==> flow/design.v <==
`timescale 1ns / 1ps
module CPU(result,pc_value,r0_value,rf_we,instr,rst, clk);
input clk;
input rst;
input [15:0] instr;
output [15:0] result;
output [15:0] pc_value;
output [15:0] r0_value;
output rf_we;
wire [15:0] r0;
wire [15:0]out_ireg;
wire [3:0]out_idec_to_addrRdest;
wire [3:0]out_idec_to_addrRsrc;
wire [2:0]out_idec_to_alu_select;
wire [3:0]out_immHigh_idec;
wire out_wr_en_idec;
wire out_arith_mux_select0_idec;
wire out_arith_mux_select1_idec;
wire [15:0]out_arith_mux_to_alu_input;
wire [15:0] out_rfRsrc_to_arith_mux;
wire [15:0] out_imm_sign_extended_to_arith_mux;
wire [15:0] out_imm_zero_extended_to_arith_mux;
wire [15:0]out_rfRdest_to_alu;
wire [15:0] out_alu_to_mux;
wire C,V,N,Z;
wire [15:0] out_muxload;
wire select_mux_load;
wire select_mux_mov;
wire [15:0] out_left_shifted_to_muxload_in;
wire [15:0] out_ram_to_muxload_in;
wire ram_en;
wire [15:0]out_pc;
assign pc_value = out_pc;
assign r0_value = r0;
assign rf_we = out_wr_en_idec;
wire [2:0]select_mux_which_load;
wire [15:0] out_mov_mux;
wire [15:0] out_mux_to_rf;
assign result = out_mux_to_rf;
wire [15:0] out_shifter_to_select_mux_which_load;
wire [15:0] out_mux_to_shifter_in;
wire select_which_to_shift;
wire branch;
wire jump;
wire [15:0] bj_value;
wire select_br_or_jump;
wire [15:0] out_psr;
wire [15:0]input_psr;
assign input_psr[0] = C;
assign input_psr[1] = V;
assign input_psr[2] = N;
assign input_psr[3] = Z;
assign input_psr[15:4] = 12'b0;
inde dec(ram_en, select_br_or_jump, branch, jump, select_which_to_shift, select_mux_mov, select_mux_load,select_mux_which_load,out_immHigh_idec,out_idec_to_addrRdest, out_idec_to_addrRsrc, out_idec_to_alu_select, out_wr_en_idec,out_arith_mux_select1_idec, out_arith_mux_select0_idec, out_ireg, out_psr[3:0]);
reg16 inst_reg(rst, clk, instr, out_ireg);
reg16 psr(rst, clk, input_psr, out_psr);
multiplexer_4_1 arith_mux(out_arith_mux_to_alu_input, out_rfRsrc_to_arith_mux, out_imm_sign_extended_to_arith_mux, out_imm_zero_extended_to_arith_mux, 16'b0, out_arith_mux_select1_idec, out_arith_mux_select0_idec);
Sign_Ex_Test sign_extended(out_idec_to_addrRsrc, out_immHigh_idec, out_imm_sign_extended_to_arith_mux, out_left_shifted_to_muxload_in, out_imm_zero_extended_to_arith_mux);
ALU alu(out_alu_to_mux,C,V,N,Z,out_rfRdest_to_alu,out_arith_mux_to_alu_input,out_idec_to_alu_select);
reg_file	reg_file16(rst, clk, out_wr_en_idec, out_idec_to_addrRdest, out_idec_to_addrRsrc,out_idec_to_addrRdest, out_mux_to_rf,out_rfRdest_to_alu, out_rfRsrc_to_arith_mux, r0);
multiplexer_2_1 muxload(out_muxload, out_ram_to_muxload_in,out_left_shifted_to_muxload_in , select_mux_load);
multiplexer_8_1	which_to_load_wdat_mux(out_mux_to_rf, out_alu_to_mux, out_muxload, out_mov_mux, out_shifter_to_select_mux_which_load, out_pc, 16'b1111111111111111, 16'b1111111111111111, 16'b1111111111111111, select_mux_which_load);
multiplexer_2_1 mux_mov(out_mov_mux, out_rfRsrc_to_arith_mux,out_imm_zero_extended_to_arith_mux , select_mux_mov);
multiplexer_2_1 mux_which_shift(out_mux_to_shifter_in, out_rfRsrc_to_arith_mux,out_imm_sign_extended_to_arith_mux , select_which_to_shift);
shifter shift(out_shifter_to_select_mux_which_load, out_rfRdest_to_alu, out_mux_to_shifter_in);
PC pc(clk,rst, branch, jump,bj_value, out_pc);
multiplexer_2_1 mux_brach(bj_value, out_rfRsrc_to_arith_mux, out_imm_sign_extended_to_arith_mux , select_br_or_jump);
spblockram_data ram(clk, ram_en, out_idec_to_addrRsrc, out_rfRdest_to_alu, out_ram_to_muxload_in);
endmodule
module PC(clock,rst, branch, jump,bj_value, count);
	 input clock;
	 input branch;
	 input jump;
	 input rst;
	 input [15:0]bj_value;
	 reg [15:0] new_count;  
	 output [15:0] count;  
	assign count = new_count;
	 always @(posedge rst or posedge clock) begin
	 if(rst)
	 begin
	 new_count <= 0;
	 end
	 else if(branch)
	 begin
	 new_count <= new_count + bj_value;	 
	 end
	 else if(jump)
	 begin
	 new_count <= bj_value;
	 end
	 else
	 begin
	 new_count <= new_count + 16'd1;
	 end  
    end
	 endmodule
module inde(ram_en, select_br_or_jump, branch, jump, select_which_to_shift,select_mux_mov,select_mux_load,select_mux_which_load,immHigh, rdest, rsrc, alu_out, wr_en,arith_mux_select1, arith_mux_select0, instruction, out_psr);
input [15:0] instruction;
output reg [2:0] alu_out;
output reg arith_mux_select0;
output reg arith_mux_select1;
output reg wr_en;
output reg ram_en;
output reg select_mux_load;
output reg select_mux_mov;
output reg select_which_to_shift;
output reg select_br_or_jump;
input  [3:0]out_psr;
output [3:0] rdest;
output [3:0] rsrc;
output [3:0] immHigh;
output reg [2:0]select_mux_which_load;
output reg branch;
output reg jump;
wire [3:0] op;
wire [3:0] rdest;
wire [3:0] op_ex ;
wire [3:0] rsrc ;
wire [3:0] immLow ;
assign op     = instruction[15:12];
assign rdest  = instruction[11:8];
assign op_ex  = instruction[7:4];
assign rsrc   = instruction[3:0];
assign immLow = instruction[3:0];
assign immHigh = instruction[7:4];
always @(*)
begin
	branch<=1'b0;
	jump<=1'b0;
	wr_en<=1'b0;
	ram_en<=1'b0;
	select_mux_load<=1'b0;
	select_mux_mov<=1'b0;
	select_which_to_shift<=1'b0;
	select_br_or_jump<=1'b0;
	select_mux_which_load<=3'b000;
	arith_mux_select0<=1'b0;
	arith_mux_select1<=1'b0;
	alu_out<=3'b000;
	if(op == 4'b0000)
	begin
	branch<=1'b0;
	jump<=1'b0;
	if(op_ex == 4'b1101)
	begin
	wr_en <= 1;
	select_mux_which_load <= 3'b010;
	select_mux_mov<=0;	 
	end
	else if(op_ex == 4'b1011)
	begin
	wr_en <= 0;
	select_mux_which_load <= 3'b000;
	arith_mux_select0 <= 1'b0;				 
	arith_mux_select1 <= 1'b0;	
	alu_out <= 3'b100;	 
	end
	else
	begin
	wr_en <= 1;
	select_mux_which_load <= 3'b000;
	arith_mux_select0 <= 1'b0;				 
	arith_mux_select1 <= 1'b0;	
	case(op_ex)
				4'b0101:alu_out <= 3'b000;	 
				4'b1001:alu_out <= 3'b001;	 
				4'b0001:alu_out <= 3'b010;	 
				4'b0010:alu_out <= 3'b011;	 
				4'b0011:alu_out <= 3'b100;	 
	endcase
	end
	end
	else if(op == 4'b0100)
	begin
	if (op_ex==4'b0000)
	begin
	branch<=1'b0;
	jump<=1'b0;
	wr_en <= 1; 
	select_mux_which_load <= 3'b001;
	select_mux_load<=0;	 
	ram_en <= 0;
	end	
	else if(op_ex == 4'b0100)	 
	begin
	branch<=1'b0;
	jump<=1'b0;
	wr_en <= 0; 
	ram_en <= 1;
	end
	else if (op_ex==4'b1100)
	begin
	if(rdest == 4'b0000)	 
	begin
	if(out_psr[3] == 1'b1)
	begin
	branch<=1'b0;
	jump<=1'b1;
	select_br_or_jump <= 1'b0;
	end
	else
	begin
	branch<=1'b0;
	jump<=1'b0;
	end
	end
	else if(rdest == 4'b0001)	 
	begin
	if(out_psr[3] == 1'b1)
	begin
	branch<=1'b0;
	jump<=1'b0;
	end
	else
	begin		
	branch<=1'b0;
	jump<=1'b1;
	select_br_or_jump <= 1'b0;
	end
	end
	end
	else if(op_ex==4'b1000)
	begin
	select_mux_which_load <= 3'b100; 
	wr_en <= 1;
	select_br_or_jump <= 1'b0;	
	branch<=1'b0;
	jump<=1'b1;
	end
	end
	else if(op == 4'b1111)
	begin
	branch<=1'b0;
	jump<=1'b0;
	wr_en <= 1;
	select_mux_which_load <= 3'b001;
	select_mux_load<=1;  
	ram_en <= 0;
	end
	else if(op == 4'b1101)
	begin
	branch<=1'b0;
	jump<=1'b0;
	wr_en <= 1;
	select_mux_which_load <= 3'b010;
	select_mux_mov<=1;  
	end
	else if(op == 4'b1000)
	begin
	if (op_ex==4'b0100)
	begin
	branch<=1'b0;
	jump<=1'b0;
	wr_en <= 1; 
	select_mux_which_load <= 3'b011;
	select_which_to_shift <= 0;	 
	end	
	else if (op_ex==4'b0000)
	begin
	branch<=1'b0;
	jump<=1'b0;
	wr_en <= 1; 
	select_mux_which_load <= 3'b011;
	select_which_to_shift <= 1;	 
	end	
	else if (op_ex==4'b0001)
	begin
	branch<=1'b0;
	jump<=1'b0;
	wr_en <= 1; 
	select_mux_which_load <= 3'b011;
	select_which_to_shift <= 1;	 
	end	
	end
	else if(op == 4'b1100)	 
	begin 
	if(rdest == 4'b0000)	 
	begin
	if(out_psr[3] == 1'b1)
	begin
	wr_en<= 1'b0;
	select_br_or_jump <= 1'b1;
	branch<=1'b1;
	jump<=1'b0;
	end
	else
	begin
	branch<=1'b0;
	jump<=1'b0;
	end
	end
	else if(rdest == 4'b0001)	 
	begin
	if(out_psr[3] == 1'b1)
	begin
	branch<=1'b0;
	jump<=1'b0;
	end
	else
	begin		
	select_br_or_jump <= 1'b1;
	branch<=1'b1;
	jump<=1'b0;
	end
	end
	end
	else if(op == 4'b0101)
	begin
	branch<=1'b0;
	jump<=1'b0;
	select_mux_which_load <= 3'b000;
	wr_en <= 1;
	arith_mux_select0 <= 1'b1;					 
	arith_mux_select1 <= 1'b0;	
	alu_out <= 3'b000;	 
	end
	else if(op == 4'b1001)
	begin
	branch<=1'b0;
	jump<=1'b0;
	select_mux_which_load <= 3'b000;
	wr_en <= 1;
	arith_mux_select0 <= 1'b1;					 
	arith_mux_select1 <= 1'b0;	
	alu_out <= 3'b001;	 
	end
	else if(op == 4'b1011)
	begin
	branch<=1'b0;
	jump<=1'b0;
	select_mux_which_load <= 3'b000;
	wr_en <= 0;
	arith_mux_select0 <= 1'b1;					 
	arith_mux_select1 <= 1'b0;		
	alu_out <= 3'b100;	 
	end
	else if(op == 4'b0001)
	begin
	branch<=1'b0;
	jump<=1'b0;
	select_mux_which_load <= 3'b000;
	wr_en <= 1;
	arith_mux_select0 <= 1'b0;					 
	arith_mux_select1 <= 1'b1;					 
	alu_out <= 3'b010;	 
	end
	else if(op == 4'b0010)
	begin
	branch<=1'b0;
	jump<=1'b0;
	select_mux_which_load <= 3'b000;
	wr_en <= 1;
	arith_mux_select0 <= 1'b0;					 
	arith_mux_select1 <= 1'b1;	
	alu_out <= 3'b011;	 
	end
	else if(op == 4'b0011)
	begin
	branch<=1'b0;
	jump<=1'b0;
	select_mux_which_load <= 3'b000;
	wr_en <= 1;
	arith_mux_select0 <= 1'b0;					 
	arith_mux_select1 <= 1'b1;		
	alu_out <= 3'b100;	 
	end
end
endmodule
module shifter(shifted_result, shifting_value, amount_of_shift);
input [15:0]amount_of_shift;
input [15:0]shifting_value;
output reg [15:0]shifted_result;
wire [3:0]amount ;
assign amount = amount_of_shift[3:0];
always @ (amount_of_shift or shifting_value)
begin
if(amount_of_shift[4] == 0)
begin
shifted_result <= shifting_value << amount;
end
else
begin
shifted_result <= shifting_value >> amount;
end
end
endmodule
module Sign_Ex_Test(immLow, immHigh, imm_sign_extended,left_shifted_value,zero_extended_value);
   output [15:0] imm_sign_extended;  
	output [15:0] left_shifted_value;
	output [15:0] zero_extended_value;
   input [3:0] immLow ;
	input [3:0] immHigh;
	wire [7:0]a;
	assign a = {immHigh,immLow};
	assign imm_sign_extended ={{8{a[7]}}, a};
	assign left_shifted_value={a, 8'b00000000};
	assign zero_extended_value={8'b00000000, a};
endmodule
module ALU(Y,C,V,N,Z,A,B,Op);
    output [15:0] Y;
    output C;  
    output N;  
    output V;  
    output Z;  
    input [15:0] A;
    input [15:0] B;
    input [2:0] Op;
    wire  [15:0] 	 AS, And, Or, Xor, Not, Xnor;
    wire 	 s; 
    wire 	 Vas;
    wire 	 Cas;
   carry_select_adder_subtractor addsub(AS, Cas, Vas, A, B, Op[0]);       
   andop aluand(And, A, B);                                               
   orop aluor(Or, A, B);                                                  
   xorop aluxor(Xor, A, B);                                               
   notop alunot(Not, A);                                                  
   xnorop aluxnor(Xnor, A, B);                                            
multiplexer_8_1 muxy(Y, AS, AS, And, Or, Xor, Not, Xnor, 16'b0, Op);  
   nor(s, Op[1], Op[2]);    
   and(C, Cas, s);
   and(V, Vas, s);
   and(N, Y[15], s);        
   zero z(Z, Y);            
endmodule
module andop(Y, A, B);
   output [15:0] Y;   
   input [15:0]  A;   
   input [15:0]  B;   
   and(Y[0], A[0], B[0]);
   and(Y[1], A[1], B[1]);
   and(Y[2], A[2], B[2]);
   and(Y[3], A[3], B[3]);
   and(Y[4], A[4], B[4]);
   and(Y[5], A[5], B[5]);
   and(Y[6], A[6], B[6]);
   and(Y[7], A[7], B[7]);
   and(Y[8], A[8], B[8]);
   and(Y[9], A[9], B[9]);
   and(Y[10], A[10], B[10]);
   and(Y[11], A[11], B[11]);
   and(Y[12], A[12], B[12]);
   and(Y[13], A[13], B[13]);
   and(Y[14], A[14], B[14]);
   and(Y[15], A[15], B[15]);
endmodule
module orop(Y, A, B);
   output [15:0] Y;  
   input [15:0]  A;  
   input [15:0]  B;  
   or(Y[0], A[0], B[0]);
   or(Y[1], A[1], B[1]);
   or(Y[2], A[2], B[2]);
   or(Y[3], A[3], B[3]);
   or(Y[4], A[4], B[4]);
   or(Y[5], A[5], B[5]);
   or(Y[6], A[6], B[6]);
   or(Y[7], A[7], B[7]);
   or(Y[8], A[8], B[8]);
   or(Y[9], A[9], B[9]);
   or(Y[10], A[10], B[10]);
   or(Y[11], A[11], B[11]);
   or(Y[12], A[12], B[12]);
   or(Y[13], A[13], B[13]);
   or(Y[14], A[14], B[14]);
   or(Y[15], A[15], B[15]);
endmodule
module xorop(Y, A, B);
   output [15:0] Y;  
   input [15:0]  A;  
   input [15:0]  B;  
   xor(Y[0], A[0], B[0]);
   xor(Y[1], A[1], B[1]);
   xor(Y[2], A[2], B[2]);
   xor(Y[3], A[3], B[3]);
   xor(Y[4], A[4], B[4]);
   xor(Y[5], A[5], B[5]);
   xor(Y[6], A[6], B[6]);
   xor(Y[7], A[7], B[7]);
   xor(Y[8], A[8], B[8]);
   xor(Y[9], A[9], B[9]);
   xor(Y[10], A[10], B[10]);
   xor(Y[11], A[11], B[11]);
   xor(Y[12], A[12], B[12]);
   xor(Y[13], A[13], B[13]);
   xor(Y[14], A[14], B[14]);
   xor(Y[15], A[15], B[15]);
endmodule
module notop(Y, A);
   output [15:0] Y;  
   input [15:0]  A;  
   not(Y[0], A[0]);
   not(Y[1], A[1]);
   not(Y[2], A[2]);
   not(Y[3], A[3]);
   not(Y[4], A[4]);
   not(Y[5], A[5]);
   not(Y[6], A[6]);
   not(Y[7], A[7]);
   not(Y[8], A[8]);
   not(Y[9], A[9]);
   not(Y[10], A[10]);
   not(Y[11], A[11]);
   not(Y[12], A[12]);
   not(Y[13], A[13]);
   not(Y[14], A[14]);
   not(Y[15], A[15]);
endmodule
module xnorop(Y, A, B);
   output [15:0] Y;  
   input [15:0]  A;  
   input [15:0]  B;  
   xnor(Y[0], A[0], B[0]);
   xnor(Y[1], A[1], B[1]);
   xnor(Y[2], A[2], B[2]);
   xnor(Y[3], A[3], B[3]);
   xnor(Y[4], A[4], B[4]);
   xnor(Y[5], A[5], B[5]);
   xnor(Y[6], A[6], B[6]);
   xnor(Y[7], A[7], B[7]);
   xnor(Y[8], A[8], B[8]);
   xnor(Y[9], A[9], B[9]);
   xnor(Y[10], A[10], B[10]);
   xnor(Y[11], A[11], B[11]);
   xnor(Y[12], A[12], B[12]);
   xnor(Y[13], A[13], B[13]);
   xnor(Y[14], A[14], B[14]);
   xnor(Y[15], A[15], B[15]);
endmodule
module zero(Z, A);
   output Z;         
   input [15:0]  A;  
   wire [15:0] 	 Y;  
   xnor(Y[0], A[0], 1'b0);
   xnor(Y[1], A[1], 1'b0);
   xnor(Y[2], A[2], 1'b0);
   xnor(Y[3], A[3], 1'b0);
   xnor(Y[4], A[4], 1'b0);
   xnor(Y[5], A[5], 1'b0);
   xnor(Y[6], A[6], 1'b0);
   xnor(Y[7], A[7], 1'b0);
   xnor(Y[8], A[8], 1'b0);
   xnor(Y[9], A[9], 1'b0);
   xnor(Y[10], A[10], 1'b0);
   xnor(Y[11], A[11], 1'b0);
   xnor(Y[12], A[12], 1'b0);
   xnor(Y[13], A[13], 1'b0);
   xnor(Y[14], A[14], 1'b0);
   xnor(Y[15], A[15], 1'b0);
   and(Z, Y[0], Y[1], Y[2], Y[3], Y[4],
       Y[5], Y[6], Y[7], Y[8],
       Y[9], Y[10], Y[11], Y[12],
       Y[13], Y[14], Y[15]);
endmodule
module carry_select_adder_subtractor(S, C, V, A, B, Op);
   output [15:0] S;    
   output 	 C;    
   output 	 V;    
   input [15:0]  A;    
   input [15:0]  B;    
   input 	 Op;   
   wire 	 C15;  
   wire [15:0] 	 Bx;
   xor(Bx[0], B[0], Op);
   xor(Bx[1], B[1], Op);
   xor(Bx[2], B[2], Op);
   xor(Bx[3], B[3], Op);
   xor(Bx[4], B[4], Op);
   xor(Bx[5], B[5], Op);
   xor(Bx[6], B[6], Op);
   xor(Bx[7], B[7], Op);
   xor(Bx[8], B[8], Op);
   xor(Bx[9], B[9], Op);
   xor(Bx[10], B[10], Op);
   xor(Bx[11], B[11], Op);
   xor(Bx[12], B[12], Op);
   xor(Bx[13], B[13], Op);
   xor(Bx[14], B[14], Op);
   xor(Bx[15], B[15], Op);
   xor(C, C15, Op);             
   carry_select_adder csa(S, C15, V, A, Bx, Op);   
endmodule
module carry_select_adder(S, C, V, A, B, Cin);
   output [15:0] S;    
   output 	 C;    
   output 	 V;    
   input [15:0]  A;    
   input [15:0]  B;    
   input 	 Cin;  
   wire [3:0] 	S1_0;    
   wire [3:0] 	S1_1;    
   wire [3:0] 	S2_0;    
   wire [3:0] 	S2_1;    
   wire [3:0] 	S3_0;    
   wire [3:0] 	S3_1;    
   wire 	C1_0;    
   wire 	C1_1;    
   wire 	C2_0;    
   wire 	C2_1;    
   wire 	C3_0;    
   wire 	C3_1;    
   wire 	C0;      
   wire 	C1;      
   wire 	C2;      
   wire         V0;      
   wire 	V1_0;    
   wire 	V1_1;    
   wire 	V2_0;    
   wire 	V2_1;    
   wire 	V3_0;    
   wire 	V3_1;    
   ripple_carry_adder rc_nibble_0(S[3:0], C0, V0, A[3:0], B[3:0], Cin);               
   ripple_carry_adder rc_nibble_1_carry_0(S1_0, C1_0, V1_0, A[7:4], B[7:4], 1'b0);       
   ripple_carry_adder rc_nibble_1_carry_1(S1_1, C1_1, V1_1, A[7:4], B[7:4], 1'b1);       
   ripple_carry_adder rc_nibble_2_carry_0(S2_0, C2_0, V2_0, A[11:8], B[11:8], 1'b0);     
   ripple_carry_adder rc_nibble_2_carry_1(S2_1, C2_1, V2_1, A[11:8], B[11:8], 1'b1);     
   ripple_carry_adder rc_nibble_3_carry_0(S3_0, C3_0, V3_0, A[15:12], B[15:12], 1'b0);   
   ripple_carry_adder rc_nibble_3_carry_1(S3_1, C3_1, V3_1, A[15:12], B[15:12], 1'b1);   
   multiplexer_2_1 #(1) muxc1(C1, C1_0, C1_1, C0);  
   multiplexer_2_1 #(1) muxc2(C2, C2_0, C2_1, C1);  
   multiplexer_2_1 #(1) muxc(C, C3_0, C3_1, C2);    
   multiplexer_2_1 #(1) muxv(V, V3_0, V3_1, C2);    
   multiplexer_2_1 #(4) muxs1(S[7:4], S1_0, S1_1, C0);     
   multiplexer_2_1 #(4) muxs2(S[11:8], S2_0, S2_1, C1);    
   multiplexer_2_1 #(4) muxs3(S[15:12], S3_0, S3_1, C2);   
endmodule
module ripple_carry_adder(S, C, V, A, B, Cin);
   output [3:0] S;    
   output 	C;    
   output       V;    
   input [3:0] 	A;    
   input [3:0] 	B;    
   input 	Cin;  
   wire 	C0;  
   wire 	C1;  
   wire 	C2;  
   full_adder fa0(S[0], C0, A[0], B[0], Cin);     
   full_adder fa1(S[1], C1, A[1], B[1], C0);
   full_adder fa2(S[2], C2, A[2], B[2], C1);
   full_adder fa3(S[3], C, A[3], B[3], C2);     
   xor(V, C, C2);   
endmodule
module full_adder(S, Cout, A, B, Cin);
   output S;
   output Cout;
   input  A;
   input  B;
   input  Cin;
   wire   w1;
   wire   w2;
   wire   w3;
   wire   w4;
   xor(w1, A, B);
   xor(S, Cin, w1);
   and(w2, A, B);   
   and(w3, A, Cin);
   and(w4, B, Cin);   
   or(Cout, w2, w3, w4);
endmodule
module multiplexer_2_1(X, A0, A1,S);
   parameter WIDTH=16;      
   output [WIDTH-1:0] X;    
   input [WIDTH-1:0]  A1;   
   input [WIDTH-1:0]  A0;   
   input 	      S;   
   assign X = (S == 1'b0) ? A0 : A1;
endmodule
module multiplexer_4_1(X, A0, A1, A2, A3, S1, S0);
   parameter WIDTH=16;      
   output [WIDTH-1:0] X;    
   input [WIDTH-1:0]  A3;   
   input [WIDTH-1:0]  A2;   
   input [WIDTH-1:0]  A1;   
   input [WIDTH-1:0]  A0;   
   input 	      S0;   
   input 	      S1;   
   assign X = (S1 == 0 
	       ? (S0 == 0 
		  ? A0        
		  : A1)       
	       : (S0 == 0 
		  ? A2        
		  : A3));     
endmodule
module multiplexer_8_1(X, A0, A1, A2, A3, A4, A5, A6, A7, S);
   parameter WIDTH=16;      
   output [WIDTH-1:0] X;    
   input [WIDTH-1:0]  A7;   
   input [WIDTH-1:0]  A6;   
   input [WIDTH-1:0]  A5;   
   input [WIDTH-1:0]  A4;   
   input [WIDTH-1:0]  A3;   
   input [WIDTH-1:0]  A2;   
   input [WIDTH-1:0]  A1;   
   input [WIDTH-1:0]  A0;   
   input [2:0]	      S;   
   assign X = (S[2] == 0 
	       ? (S[1] == 0 
		  ? (S[0] == 0 
		     ? A0        
		     : A1)       
		  : (S[0] == 0 
		     ? A2        
		     : A3))      
	       : (S[1] == 0 
		  ? (S[0] == 0 
		     ? A4        
		     : A5)       
		  : (S[0] == 0 
		     ? A6        
		     : A7)));    
endmodule
module reg_file(rst, clk, wr_en, rd0_addr, rd1_addr,wr_addr, wr_data,rd0_data, rd1_data, r0);
			input rst;
            input clk;
            input wr_en;
            input [3:0] rd0_addr;
            input [3:0] rd1_addr;
            input [3:0] wr_addr;
            input [15:0] wr_data;
            output [15:0] rd0_data;
            output [15:0] rd1_data;
			output [15:0] r0;
    reg [15:0] mem [15:0];
    integer i;
	 assign rd0_data = mem[rd0_addr];
	assign rd1_data = mem[rd1_addr];
	assign r0 = mem[0];
    always @(posedge rst or posedge clk)
    begin
        if (rst) begin
            for (i=0; i<16; i=i+1)
                mem[i] <= 0;
        end
        else if (wr_en) begin
            mem[wr_addr] <= wr_data;
        end
    end
endmodule
module reg16 (reset, CLK, D, Q);
input reset;
input CLK;
input [15:0] D;
output [15:0] Q;
reg [15:0] Q;
always @(posedge reset or posedge CLK)
if (reset)
Q <= 0;
else
Q <= D;
endmodule
module spblockram_data (clk, we, a, di, dout);		 
input clk;
input we;
input [3:0] a;
input [15:0] di;
output [15:0] dout;
reg [15:0] RAM[15:0];
always @(posedge clk) begin
if (we == 1'b1)
RAM[a] <= di;
end
assign dout = RAM[a];
endmodule
# Tool chain data of CPU
# Module CPU before and after one edit of its RTL, step after step.
# "before" refers to lines of the RTL above, "after" to lines of the edited file.
# "delta" is "after" less "before", of the values as shown; "change_rel_pct" is that difference over "before", in percent.
# Cell names lack the library's common part.
# The mark - stands for no value.
[inputs] design="CPU" clock="clk" lib="sky130hd" corner="tt_025C_1v80"

# Edit of the RTL
# The edit as a unified diff against the file above.
# The edited RTL no longer does the same as the RTL above: the edit was made by script, with no optimisation intended.
# begin of diff
@@ -667,5 +667,5 @@
 endmodule
 module multiplexer_4_1(X, A0, A1, A2, A3, S1, S0);
-   parameter WIDTH=16;      
+   parameter WIDTH=8;      
    output [WIDTH-1:0] X;    
    input [WIDTH-1:0]  A3;   
# end of diff

# After elaboration
# Counts by Yosys on the flattened word-level netlist (proc, flatten, opt, wreduce). Print and check cells are left out. Cells with the same type and inputs are merged into one.
# Yosys's memory passes give these memory sizes; they may raise the number of words (mostly to a power of two), join words into wider ones and drop unused or constant bits.
[word_totals] element="ff_bits" before=292 after=292 delta=0 change_rel_pct=0.00
[word_totals] element="latch_bits" before=0 after=0 delta=0
[word_totals] element="ram_bits" before=256 after=256 delta=0 change_rel_pct=0.00
[word_totals] element="rom_bits" before=0 after=0 delta=0
[word_totals] element="clocked_rd_ports_x_width" before=0 after=0 delta=0
[word_totals] element="mem_count" before=1 after=1 delta=0 change_rel_pct=0.00
[word_totals] element="input_bits" before=18 after=18 delta=0 change_rel_pct=0.00
[word_totals] element="output_inout_bits" before=49 after=49 delta=0 change_rel_pct=0.00
[word_totals] element="elab_cells" before=512 after=472 delta=-40 change_rel_pct=-7.81
[mem_list] element="mem_shapes" before="ram.RAM 16x16 r1 w1" after="ram.RAM 16x16 r1 w1"
[op_classes] element="n_addsub" before=2 after=2 delta=0 change_rel_pct=0.00
[op_classes] element="multipliers" before=0 after=0 delta=0
[op_classes] element="div_mod_pow" before=0 after=0 delta=0
[op_classes] element="compare" before=0 after=0 delta=0
[op_classes] element="n_eq" before=50 after=50 delta=0 change_rel_pct=0.00
[op_classes] element="shifts" before=2 after=2 delta=0 change_rel_pct=0.00
[op_classes] element="muxes" before=132 after=132 delta=0 change_rel_pct=0.00
[op_classes] element="n_logic" before=286 after=246 delta=-40 change_rel_pct=-13.99
[op_classes] element="reduce_logical" before=20 after=20 delta=0 change_rel_pct=0.00
[ops] cell="bitwise XOR 1 bit" before=73 after=57 delta=-16 change_rel_pct=-21.92
[ops] cell="AND 1 bit" before=94 after=86 delta=-8 change_rel_pct=-8.51
[ops] cell="bitwise OR 1 bit" before=67 after=59 delta=-8 change_rel_pct=-11.94
[ops] cell="NOT 1 bit" before=52 after=44 delta=-8 change_rel_pct=-15.38
[ops] cell="two-way mux 16 bit" before=21 after=19 delta=-2 change_rel_pct=-9.52
[ops] cell="two-way mux 8 bit" before=1 after=3 delta=2 change_rel_pct=200.00
# Unchanged operator kinds not shown: 17.

# Longest topological paths
# Yosys ltp: most cells in a row. Word level: on the elaborated netlist, between registers, memories and ports. Mapped: between sequential cells and ports; inverters and the memories' decode and read muxes count.
[logic_depth] element="ltp_word" before=48 after=48 delta=0 change_rel_pct=0.00
[logic_depth] element="ABC_AREA" before="0" after="0"
[logic_depth] element="mapped_depth" before=27 after=29 delta=2 change_rel_pct=7.41
[logic_depth] element="mapped_depth_nobuf" before=20 after=23 delta=3 change_rel_pct=15.00

# Netlist
# The flow's flattened synthesis, as Yosys stat reports it; memories are mapped. The netlist is that of the ABC_AREA named above (0 if unset); the other value can give another one.
[by_type] type="mux2_2" before=49 after=184 delta=135 change_rel_pct=275.51
[by_type] type="o21ai_0" before=258 after=170 delta=-88 change_rel_pct=-34.11
[by_type] type="nor2_1" before=237 after=173 delta=-64 change_rel_pct=-27.00
[by_type] type="a21oi_1" before=172 after=124 delta=-48 change_rel_pct=-27.91
[by_type] type="clkbuf_1" before=93 after=133 delta=40 change_rel_pct=43.01
[by_type] type="nand2_1" before=346 after=382 delta=36 change_rel_pct=10.40
[by_type] type="nand3_1" before=76 after=42 delta=-34 change_rel_pct=-44.74
[by_type] type="mux2i_1" before=59 after=87 delta=28 change_rel_pct=47.46
[by_type] type="o211ai_1" before=42 after=20 delta=-22 change_rel_pct=-52.38
[by_type] type="buf_6" before=23 after=3 delta=-20 change_rel_pct=-86.96
[by_type] type="buf_2" before=71 after=53 delta=-18 change_rel_pct=-25.35
[by_type] type="a22oi_1" before=45 after=63 delta=18 change_rel_pct=40.00
[by_type] type="nor3_1" before=36 after=53 delta=17 change_rel_pct=47.22
[by_type] type="inv_1" before=66 after=50 delta=-16 change_rel_pct=-24.24
[by_type] type="and3_1" before=33 after=17 delta=-16 change_rel_pct=-48.48
[by_type] type="o22ai_1" before=21 after=37 delta=16 change_rel_pct=76.19
[by_type] type="o21ai_1" before=20 after=4 delta=-16 change_rel_pct=-80.00
[by_type] type="nand3b_1" before=30 after=17 delta=-13 change_rel_pct=-43.33
# Unchanged cell types not shown: 13.
# The list need not be complete.
[synth_totals] element="cell_count" before=3033 after=2797 delta=-236 change_rel_pct=-7.78
[synth_totals] element="synth_area_um2" before=31732.9 after=30519.3 delta=-1213.6 change_rel_pct=-3.82
[synth_totals] element="sequential_area_um2" before=14919.3 after=14919.3 delta=0.0 change_rel_pct=0.00
[synth_totals] element="ffs" before=545 after=545 delta=0 change_rel_pct=0.00
[synth_totals] element="buffers" before=220 after=222 delta=2 change_rel_pct=0.91
# By module: a second synthesis without flattening, with its own total; a netlist apart from the flattened one above.
[hier_totals] element="cells_unflattened" before=2572 after=2562 delta=-10 change_rel_pct=-0.39
[hier_totals] element="area_unflattened_um2" before=34236.6 after=34008.9 delta=-227.7 change_rel_pct=-0.67
# Rows give one instance, submodules left out.
[by_module_before] mod="reg_file" n_inst=1 n_cells=1236 mod_area_um2=14358.8 mod_seq_area_um2=6406.1
[by_module_before] mod="spblockram_data" n_inst=1 n_cells=418 mod_area_um2=9770.6 mod_seq_area_um2=7687.4
[by_module_before] mod="multiplexer_8_1" n_inst=2 n_cells=57 mod_area_um2=1071.0 mod_seq_area_um2=0.0
[by_module_before] mod="PC" n_inst=1 n_cells=211 mod_area_um2=1690.4 mod_seq_area_um2=400.4
[by_module_before] mod="shifter" n_inst=1 n_cells=183 mod_area_um2=1615.3 mod_seq_area_um2=0.0
[by_module_before] mod="multiplexer_2_1" n_inst=4 n_cells=18 mod_area_um2=249.0 mod_seq_area_um2=0.0
[by_module_before] mod="reg16" n_inst=2 n_cells=17 mod_area_um2=404.1 mod_seq_area_um2=400.4
[by_module_before] mod="full_adder" n_inst=28 n_cells=1 mod_area_um2=20.0 mod_seq_area_um2=0.0
[by_module_before] mod="inde" n_inst=1 n_cells=72 mod_area_um2=454.2 mod_seq_area_um2=0.0
[by_module_before] mod="multiplexer_4_1" n_inst=1 n_cells=20 mod_area_um2=424.2 mod_seq_area_um2=0.0
[by_module_before] mod="Sign_Ex_Test" n_inst=1 n_cells=49 mod_area_um2=364.1 mod_seq_area_um2=0.0
[by_module_before] mod="carry_select_adder_subtractor" n_inst=1 n_cells=19 mod_area_um2=180.2 mod_seq_area_um2=0.0
[by_module_before] mod="xnorop" n_inst=1 n_cells=16 mod_area_um2=140.1 mod_seq_area_um2=0.0
[by_module_before] mod="xorop" n_inst=1 n_cells=16 mod_area_um2=140.1 mod_seq_area_um2=0.0
# before: Modules not listed: 10.
[by_module_after] mod="reg_file" n_inst=1 n_cells=1236 mod_area_um2=14358.8 mod_seq_area_um2=6406.1
[by_module_after] mod="spblockram_data" n_inst=1 n_cells=418 mod_area_um2=9770.6 mod_seq_area_um2=7687.4
[by_module_after] mod="multiplexer_8_1" n_inst=2 n_cells=57 mod_area_um2=1071.0 mod_seq_area_um2=0.0
[by_module_after] mod="PC" n_inst=1 n_cells=211 mod_area_um2=1690.4 mod_seq_area_um2=400.4
[by_module_after] mod="shifter" n_inst=1 n_cells=183 mod_area_um2=1615.3 mod_seq_area_um2=0.0
[by_module_after] mod="multiplexer_2_1" n_inst=4 n_cells=18 mod_area_um2=249.0 mod_seq_area_um2=0.0
[by_module_after] mod="reg16" n_inst=2 n_cells=17 mod_area_um2=404.1 mod_seq_area_um2=400.4
[by_module_after] mod="full_adder" n_inst=28 n_cells=1 mod_area_um2=20.0 mod_seq_area_um2=0.0
[by_module_after] mod="inde" n_inst=1 n_cells=72 mod_area_um2=454.2 mod_seq_area_um2=0.0
[by_module_after] mod="Sign_Ex_Test" n_inst=1 n_cells=49 mod_area_um2=364.1 mod_seq_area_um2=0.0
[by_module_after] mod="multiplexer_4_1" n_inst=1 n_cells=10 mod_area_um2=196.4 mod_seq_area_um2=0.0
[by_module_after] mod="carry_select_adder_subtractor" n_inst=1 n_cells=19 mod_area_um2=180.2 mod_seq_area_um2=0.0
[by_module_after] mod="xnorop" n_inst=1 n_cells=16 mod_area_um2=140.1 mod_seq_area_um2=0.0
[by_module_after] mod="xorop" n_inst=1 n_cells=16 mod_area_um2=140.1 mod_seq_area_um2=0.0
# after: Modules not listed: 10.

# Path before layout
# Path of least setup slack by OpenSTA after synthesis, without wires, with an ideal clock, recovery checks aside; 20% of the period is set as input and as output delay. Where synthesis merged equal registers, the netlist keeps one of their names.
[synth_path] element="path_kind" before="register to output" after="register to output"
[synth_path] element="startpoint" before="register inst_reg.Q[12]" after="register inst_reg.Q[9]"
[synth_path] element="endpoint" before="output port result[15]" after="output port result[11]"
[synth_path] element="clock_period_ns" before=9.0 after=9.0 delta=0.0 change_rel_pct=0.00
[synth_path] element="out_delay_ns" before=1.800 after=1.800 delta=0.000 change_rel_pct=0.00
[synth_path] element="launch_ns" before=0.000 after=0.000 delta=0.000
[synth_path] element="arrival_ns" before=6.037 after=6.209 delta=0.172 change_rel_pct=2.85
[synth_path] element="required_ns" before=7.200 after=7.200 delta=0.000 change_rel_pct=0.00
[synth_path] element="setup_slack_ns" before=1.163 after=0.991 delta=-0.172
[synth_path] element="delay_ns" before=6.037 after=6.209 delta=0.172 change_rel_pct=2.85
[synth_path] element="path_stages" before=25 after=29 delta=4 change_rel_pct=16.00
[synth_path] element="n_path_buf" before=7 after=7 delta=0 change_rel_pct=0.00
[synth_path] element="synth_period_reached_ns" before=7.837 after=8.009 delta=0.172 change_rel_pct=2.19
# "delay_ns" = arrival - input delay + setup time.
# A path that ends at an output port has no setup time.
# "path_stages": output pins that drive a net of the path, with the launching flip-flop's if there is one; two outputs of one cell count as two.
# "synth_period_reached_ns" = period - worst setup slack (recovery checks aside). The figure is calculated, with input and output delays left at 20% of the set period.
# Between the ends stands the longest chain of elaborated cells between them, by number of cells; it is not shown to be the way that was timed. Of several equally long chains one is given.
# A line is the first line of the expression or statement that the cell stems from. Yosys adds cells for indexed reads and writes and turns some case tables into memories.
[synth_via_before] path_cell_list="dfrtp_1 or4_1 buf_2 a211o_1 nand2b_1 buf_2 buf_2 buf_2 buf_2 buf_2 xnor2_1 fa_1 fa_1 fa_1 nor2_1 a21oi_1 a21oi_1 nand3_2 a2111oi_4 a2111oi_4 a211o_1 a211oi_2 o2111ai_2 buf_6 nand2_1" elab_chain_len=35 cells_between=210 cone_classes="eq/ne (11); shift (2); mux (72); logic (124); reduce/logical (1)"
[synth_lines_before] element="start: declaration" line_no=744 rtl="output [15:0] Q;"
[synth_lines_before] element="start: assignment" line_no=748 rtl="Q <= 0;"
[synth_lines_before] element="start: assignment" line_no=750 rtl="Q <= D;"
[synth_lines_before] element="== test 4 x 2 -> 1 bit" line_no=358 rtl="else if(op == 4'b0011)"
[synth_lines_before] element="two-way mux 1 bit" line_no=358
[synth_lines_before] element="two-way mux 1 bit" line_no=348 rtl="else if(op == 4'b0010)"
[synth_lines_before] element="two-way mux 1 bit" line_no=338 rtl="else if(op == 4'b0001)"
[synth_lines_before] element="two-way mux 1 bit" line_no=328 rtl="else if(op == 4'b1011)"
[synth_lines_before] element="two-way mux 1 bit" line_no=318 rtl="else if(op == 4'b1001)"
[synth_lines_before] element="two-way mux 1 bit" line_no=308 rtl="else if(op == 4'b0101)"
[synth_lines_before] element="(+20 left out)"
[synth_lines_before] element="two-way mux 1 bit x2" line_no=666 rtl="assign X = (S == 1'b0) ? A0 : A1;"
[synth_lines_before] element="two-way mux 4 bit" line_no=666
[synth_lines_before] element="two-way mux 16 bit" line_no=698 rtl="? (S[1] == 0"
[synth_lines_before] element="two-way mux 16 bit" line_no=697 rtl="assign X = (S[2] == 0"
[synth_lines_before] element="two-way mux 16 bit" line_no=699 rtl="? (S[0] == 0"
[synth_lines_before] element="two-way mux 16 bit" line_no=698
[synth_lines_before] element="two-way mux 16 bit" line_no=697
[synth_lines_before] element="end: declaration" line_no=6 rtl="output [15:0] result;"
[synth_via_after] path_cell_list="dfrtp_1 buf_4 buf_2 buf_6 buf_2 buf_2 mux2_2 a22oi_1 nor2_1 a21oi_1 a41oi_2 inv_1 o21ai_0 fa_1 fa_1 fa_1 nor4_1 o21ai_0 a31oi_1 mux2_2 a22oi_1 and4b_1 buf_2 mux2i_1 mux2i_1 nand3_1 a211oi_1 buf_2 nor2_1" elab_chain_len=21 cells_between=106 cone_classes="eq/ne (15); shift (2); mux (14); logic (74); reduce/logical (1)"
[synth_lines_after] element="start: declaration" line_no=744 rtl="output [15:0] Q;"
[synth_lines_after] element="start: assignment" line_no=748 rtl="Q <= 0;"
[synth_lines_after] element="start: assignment" line_no=750 rtl="Q <= D;"
[synth_lines_after] element="== test 4 bit" line_no=726 rtl="assign rd0_data = mem[rd0_addr];"
[synth_lines_after] element="parallel mux 16 bit (select 16 bit)" line_no=726
[synth_lines_after] element="AND 1 bit" line_no=655 rtl="and(w2, A, B);"
[synth_lines_after] element="bitwise OR 1 bit x2" line_no=658 rtl="or(Cout, w2, w3, w4);"
[synth_lines_after] element="AND 1 bit" line_no=656 rtl="and(w3, A, Cin);"
[synth_lines_after] element="bitwise OR 1 bit x2" line_no=658
[synth_lines_after] element="AND 1 bit" line_no=656
[synth_lines_after] element="(+5 left out)"
[synth_lines_after] element="two-way mux 1 bit" line_no=666 rtl="assign X = (S == 1'b0) ? A0 : A1;"
[synth_lines_after] element="two-way mux 4 bit" line_no=666
[synth_lines_after] element="two-way mux 16 bit" line_no=698 rtl="? (S[1] == 0"
[synth_lines_after] element="two-way mux 16 bit" line_no=697 rtl="assign X = (S[2] == 0"
[synth_lines_after] element="two-way mux 16 bit" line_no=699 rtl="? (S[0] == 0"
[synth_lines_after] element="two-way mux 16 bit" line_no=698
[synth_lines_after] element="two-way mux 16 bit" line_no=697
[synth_lines_after] element="end: declaration" line_no=6 rtl="output [15:0] result;"
# Nets of the timed path that keep an RTL name, with a line that drives or declares them; the list need not be complete.
[synth_named_nets_after] net="alu.addsub.csa.rc_nibble_0.fa0.A" line_no=726

# Path in the finished layout
# Path of least setup slack in the final report of each run of set A (OpenROAD, finished layout, wires in). Where an end is a register, its clock arrival counts in the times.
[layout_path] element="path_kind" before="register to output" after="register to output"
[layout_path] element="startpoint" before="register inst_reg.Q[2]" after="register inst_reg.Q[0]"
[layout_path] element="endpoint" before="output port result[10]" after="output port result[12]"
[layout_path] element="clock_period_ns" before=8.94 after=8.94 delta=0.00 change_rel_pct=0.00
[layout_path] element="out_delay_ns" before=1.79 after=1.79 delta=0.00 change_rel_pct=0.00
[layout_path] element="launch_ns" before=0.66 after=0.66 delta=0.00 change_rel_pct=0.00
[layout_path] element="arrival_ns" before=6.91 after=6.95 delta=0.04 change_rel_pct=0.58
[layout_path] element="required_ns" before=7.15 after=7.15 delta=0.00 change_rel_pct=0.00
[layout_path] element="setup_slack_ns" before=0.24 after=0.20 delta=-0.04
[layout_path] element="path_stages" before=22 after=25 delta=3 change_rel_pct=13.64
[layout_path] element="n_path_buf" before=2 after=4 delta=2 change_rel_pct=100.00
# Between the ends stands the longest chain of elaborated cells between them, by number of cells; it is not shown to be the way that was timed. Of several equally long chains one is given.
[layout_via_before] path_cell_list="dfrtp_4 buf_6 nor2_1 a21boi_0 nor4_4 a31oi_1 mux2_2 o21ai_0 fa_1 fa_1 fa_2 nor2_1 a21oi_4 a21oi_2 nand3_2 a21o_2 a21oi_1 mux2i_1 nand2_1 a21oi_2 o21ai_0 clkdlybuf4s50_1" elab_chain_len=24 cells_between=118 cone_classes="eq/ne (15); shift (2); mux (20); logic (79); reduce/logical (1); memory (1)"
[layout_lines_before] element="start: declaration" line_no=744 rtl="output [15:0] Q;"
[layout_lines_before] element="start: assignment" line_no=748 rtl="Q <= 0;"
[layout_lines_before] element="start: assignment" line_no=750 rtl="Q <= D;"
[layout_lines_before] element="== test 4 bit" line_no=727 rtl="assign rd1_data = mem[rd1_addr];"
[layout_lines_before] element="parallel mux 16 bit (select 16 bit)" line_no=727
[layout_lines_before] element="two-way mux 16 bit" line_no=678 rtl="? (S0 == 0"
[layout_lines_before] element="two-way mux 16 bit" line_no=677 rtl="assign X = (S1 == 0"
[layout_lines_before] element="bitwise XOR 1 bit" line_no=568 rtl="xor(Bx[4], B[4], Op);"
[layout_lines_before] element="AND 1 bit" line_no=655 rtl="and(w2, A, B);"
[layout_lines_before] element="bitwise OR 1 bit x2" line_no=658 rtl="or(Cout, w2, w3, w4);"
[layout_lines_before] element="(+9 left out)"
[layout_lines_before] element="two-way mux 1 bit" line_no=666 rtl="assign X = (S == 1'b0) ? A0 : A1;"
[layout_lines_before] element="two-way mux 4 bit" line_no=666
[layout_lines_before] element="two-way mux 16 bit" line_no=698 rtl="? (S[1] == 0"
[layout_lines_before] element="two-way mux 16 bit" line_no=697 rtl="assign X = (S[2] == 0"
[layout_lines_before] element="two-way mux 16 bit" line_no=699 rtl="? (S[0] == 0"
[layout_lines_before] element="two-way mux 16 bit" line_no=698
[layout_lines_before] element="two-way mux 16 bit" line_no=697
[layout_lines_before] element="end: declaration" line_no=6 rtl="output [15:0] result;"
[layout_via_after] path_cell_list="dfrtp_4 buf_12 buf_4 or2_2 o22ai_1 o32a_1 a21oi_2 xnor2_1 fa_1 fa_2 fa_2 nor4_1 o21ai_1 a31oi_1 mux2_2 a22oi_1 and4b_2 buf_4 mux2i_4 nor3_1 a311oi_2 a21oi_1 o31a_1 inv_1 clkdlybuf4s50_1" elab_chain_len=25 cells_between=93 cone_lines=25 cone_classes="eq/ne (15); shift (2); mux (17); logic (57); reduce/logical (1); memory (1)"
[layout_lines_after] element="start: declaration" line_no=744 rtl="output [15:0] Q;"
[layout_lines_after] element="start: assignment" line_no=748 rtl="Q <= 0;"
[layout_lines_after] element="start: assignment" line_no=750 rtl="Q <= D;"
[layout_lines_after] element="== test 4 bit" line_no=727 rtl="assign rd1_data = mem[rd1_addr];"
[layout_lines_after] element="parallel mux 16 bit (select 16 bit)" line_no=727
[layout_lines_after] element="two-way mux 8 bit" line_no=678 rtl="? (S0 == 0"
[layout_lines_after] element="two-way mux 8 bit" line_no=677 rtl="assign X = (S1 == 0"
[layout_lines_after] element="bitwise XOR 1 bit" line_no=568 rtl="xor(Bx[4], B[4], Op);"
[layout_lines_after] element="AND 1 bit" line_no=655 rtl="and(w2, A, B);"
[layout_lines_after] element="bitwise OR 1 bit x2" line_no=658 rtl="or(Cout, w2, w3, w4);"
[layout_lines_after] element="(+9 left out)"
[layout_lines_after] element="two-way mux 1 bit x2" line_no=666 rtl="assign X = (S == 1'b0) ? A0 : A1;"
[layout_lines_after] element="two-way mux 4 bit" line_no=666
[layout_lines_after] element="two-way mux 16 bit" line_no=698 rtl="? (S[1] == 0"
[layout_lines_after] element="two-way mux 16 bit" line_no=697 rtl="assign X = (S[2] == 0"
[layout_lines_after] element="two-way mux 16 bit" line_no=699 rtl="? (S[0] == 0"
[layout_lines_after] element="two-way mux 16 bit" line_no=698
[layout_lines_after] element="two-way mux 16 bit" line_no=697
[layout_lines_after] element="end: declaration" line_no=6 rtl="output [15:0] result;"

# Measured runs
# Runs of the flow (Yosys, OpenROAD) on both versions; the two runs of a pair have the same settings. The constraints put input and output delay at 20% of the set period each and load the outputs with 0.01 pF.
[flow_settings_set_A] CORE_UTILIZATION=40 PLACE_DENSITY=0.6 period_ns=8.94 CAP_MARGIN=20 CORE_MARGIN=2 SLEW_MARGIN=20
[results_set_A] element="yosys.chip_area_um2" before=31732.9 after=30519.3 delta=-1213.6 change_rel_pct=-3.82
[results_set_A] element="die_footprint_um2" before=81601.6 after=78523.2 delta=-3078.4 change_rel_pct=-3.77
[results_set_A] element="util_pct" before=45.9 after=47.1 delta=1.2
[results_set_A] element="worstSetupSlack_ns" before=0.238 after=0.205 delta=-0.033
[results_set_A] element="achieved_clock_period_ns" before=8.702 after=8.735 delta=0.033 change_rel_pct=0.38
[flow_settings_set_B] CAP_MARGIN=30 CELL_PAD_IN_SITES_DETAIL_PLACEMENT=1 CORE_ASPECT_RATIO=1.56 CORE_UTILIZATION=49 MIN_ROUTING_LAYER="met1" PLACE_DENSITY=0.54 SETUP_SLACK_MARGIN=1.96 TNS_END_PERCENT=25 period_ns=6.84 CORE_MARGIN=2 SLEW_MARGIN=20
[results_set_B] element="yosys.chip_area_um2" before=31732.9
[results_set_B] element="die_footprint_um2" before=66863.3
[results_set_B] element="util_pct" before=62.8
[results_set_B] element="worstSetupSlack_ns" before=-0.746
[results_set_B] element="achieved_clock_period_ns" before=7.586
# set B, after: did not finish, routing stopped with GRT-0232.
# "achieved_clock_period_ns" = clock period - worst setup slack. The figure is calculated, with input and output delays left at 20% of the set period.
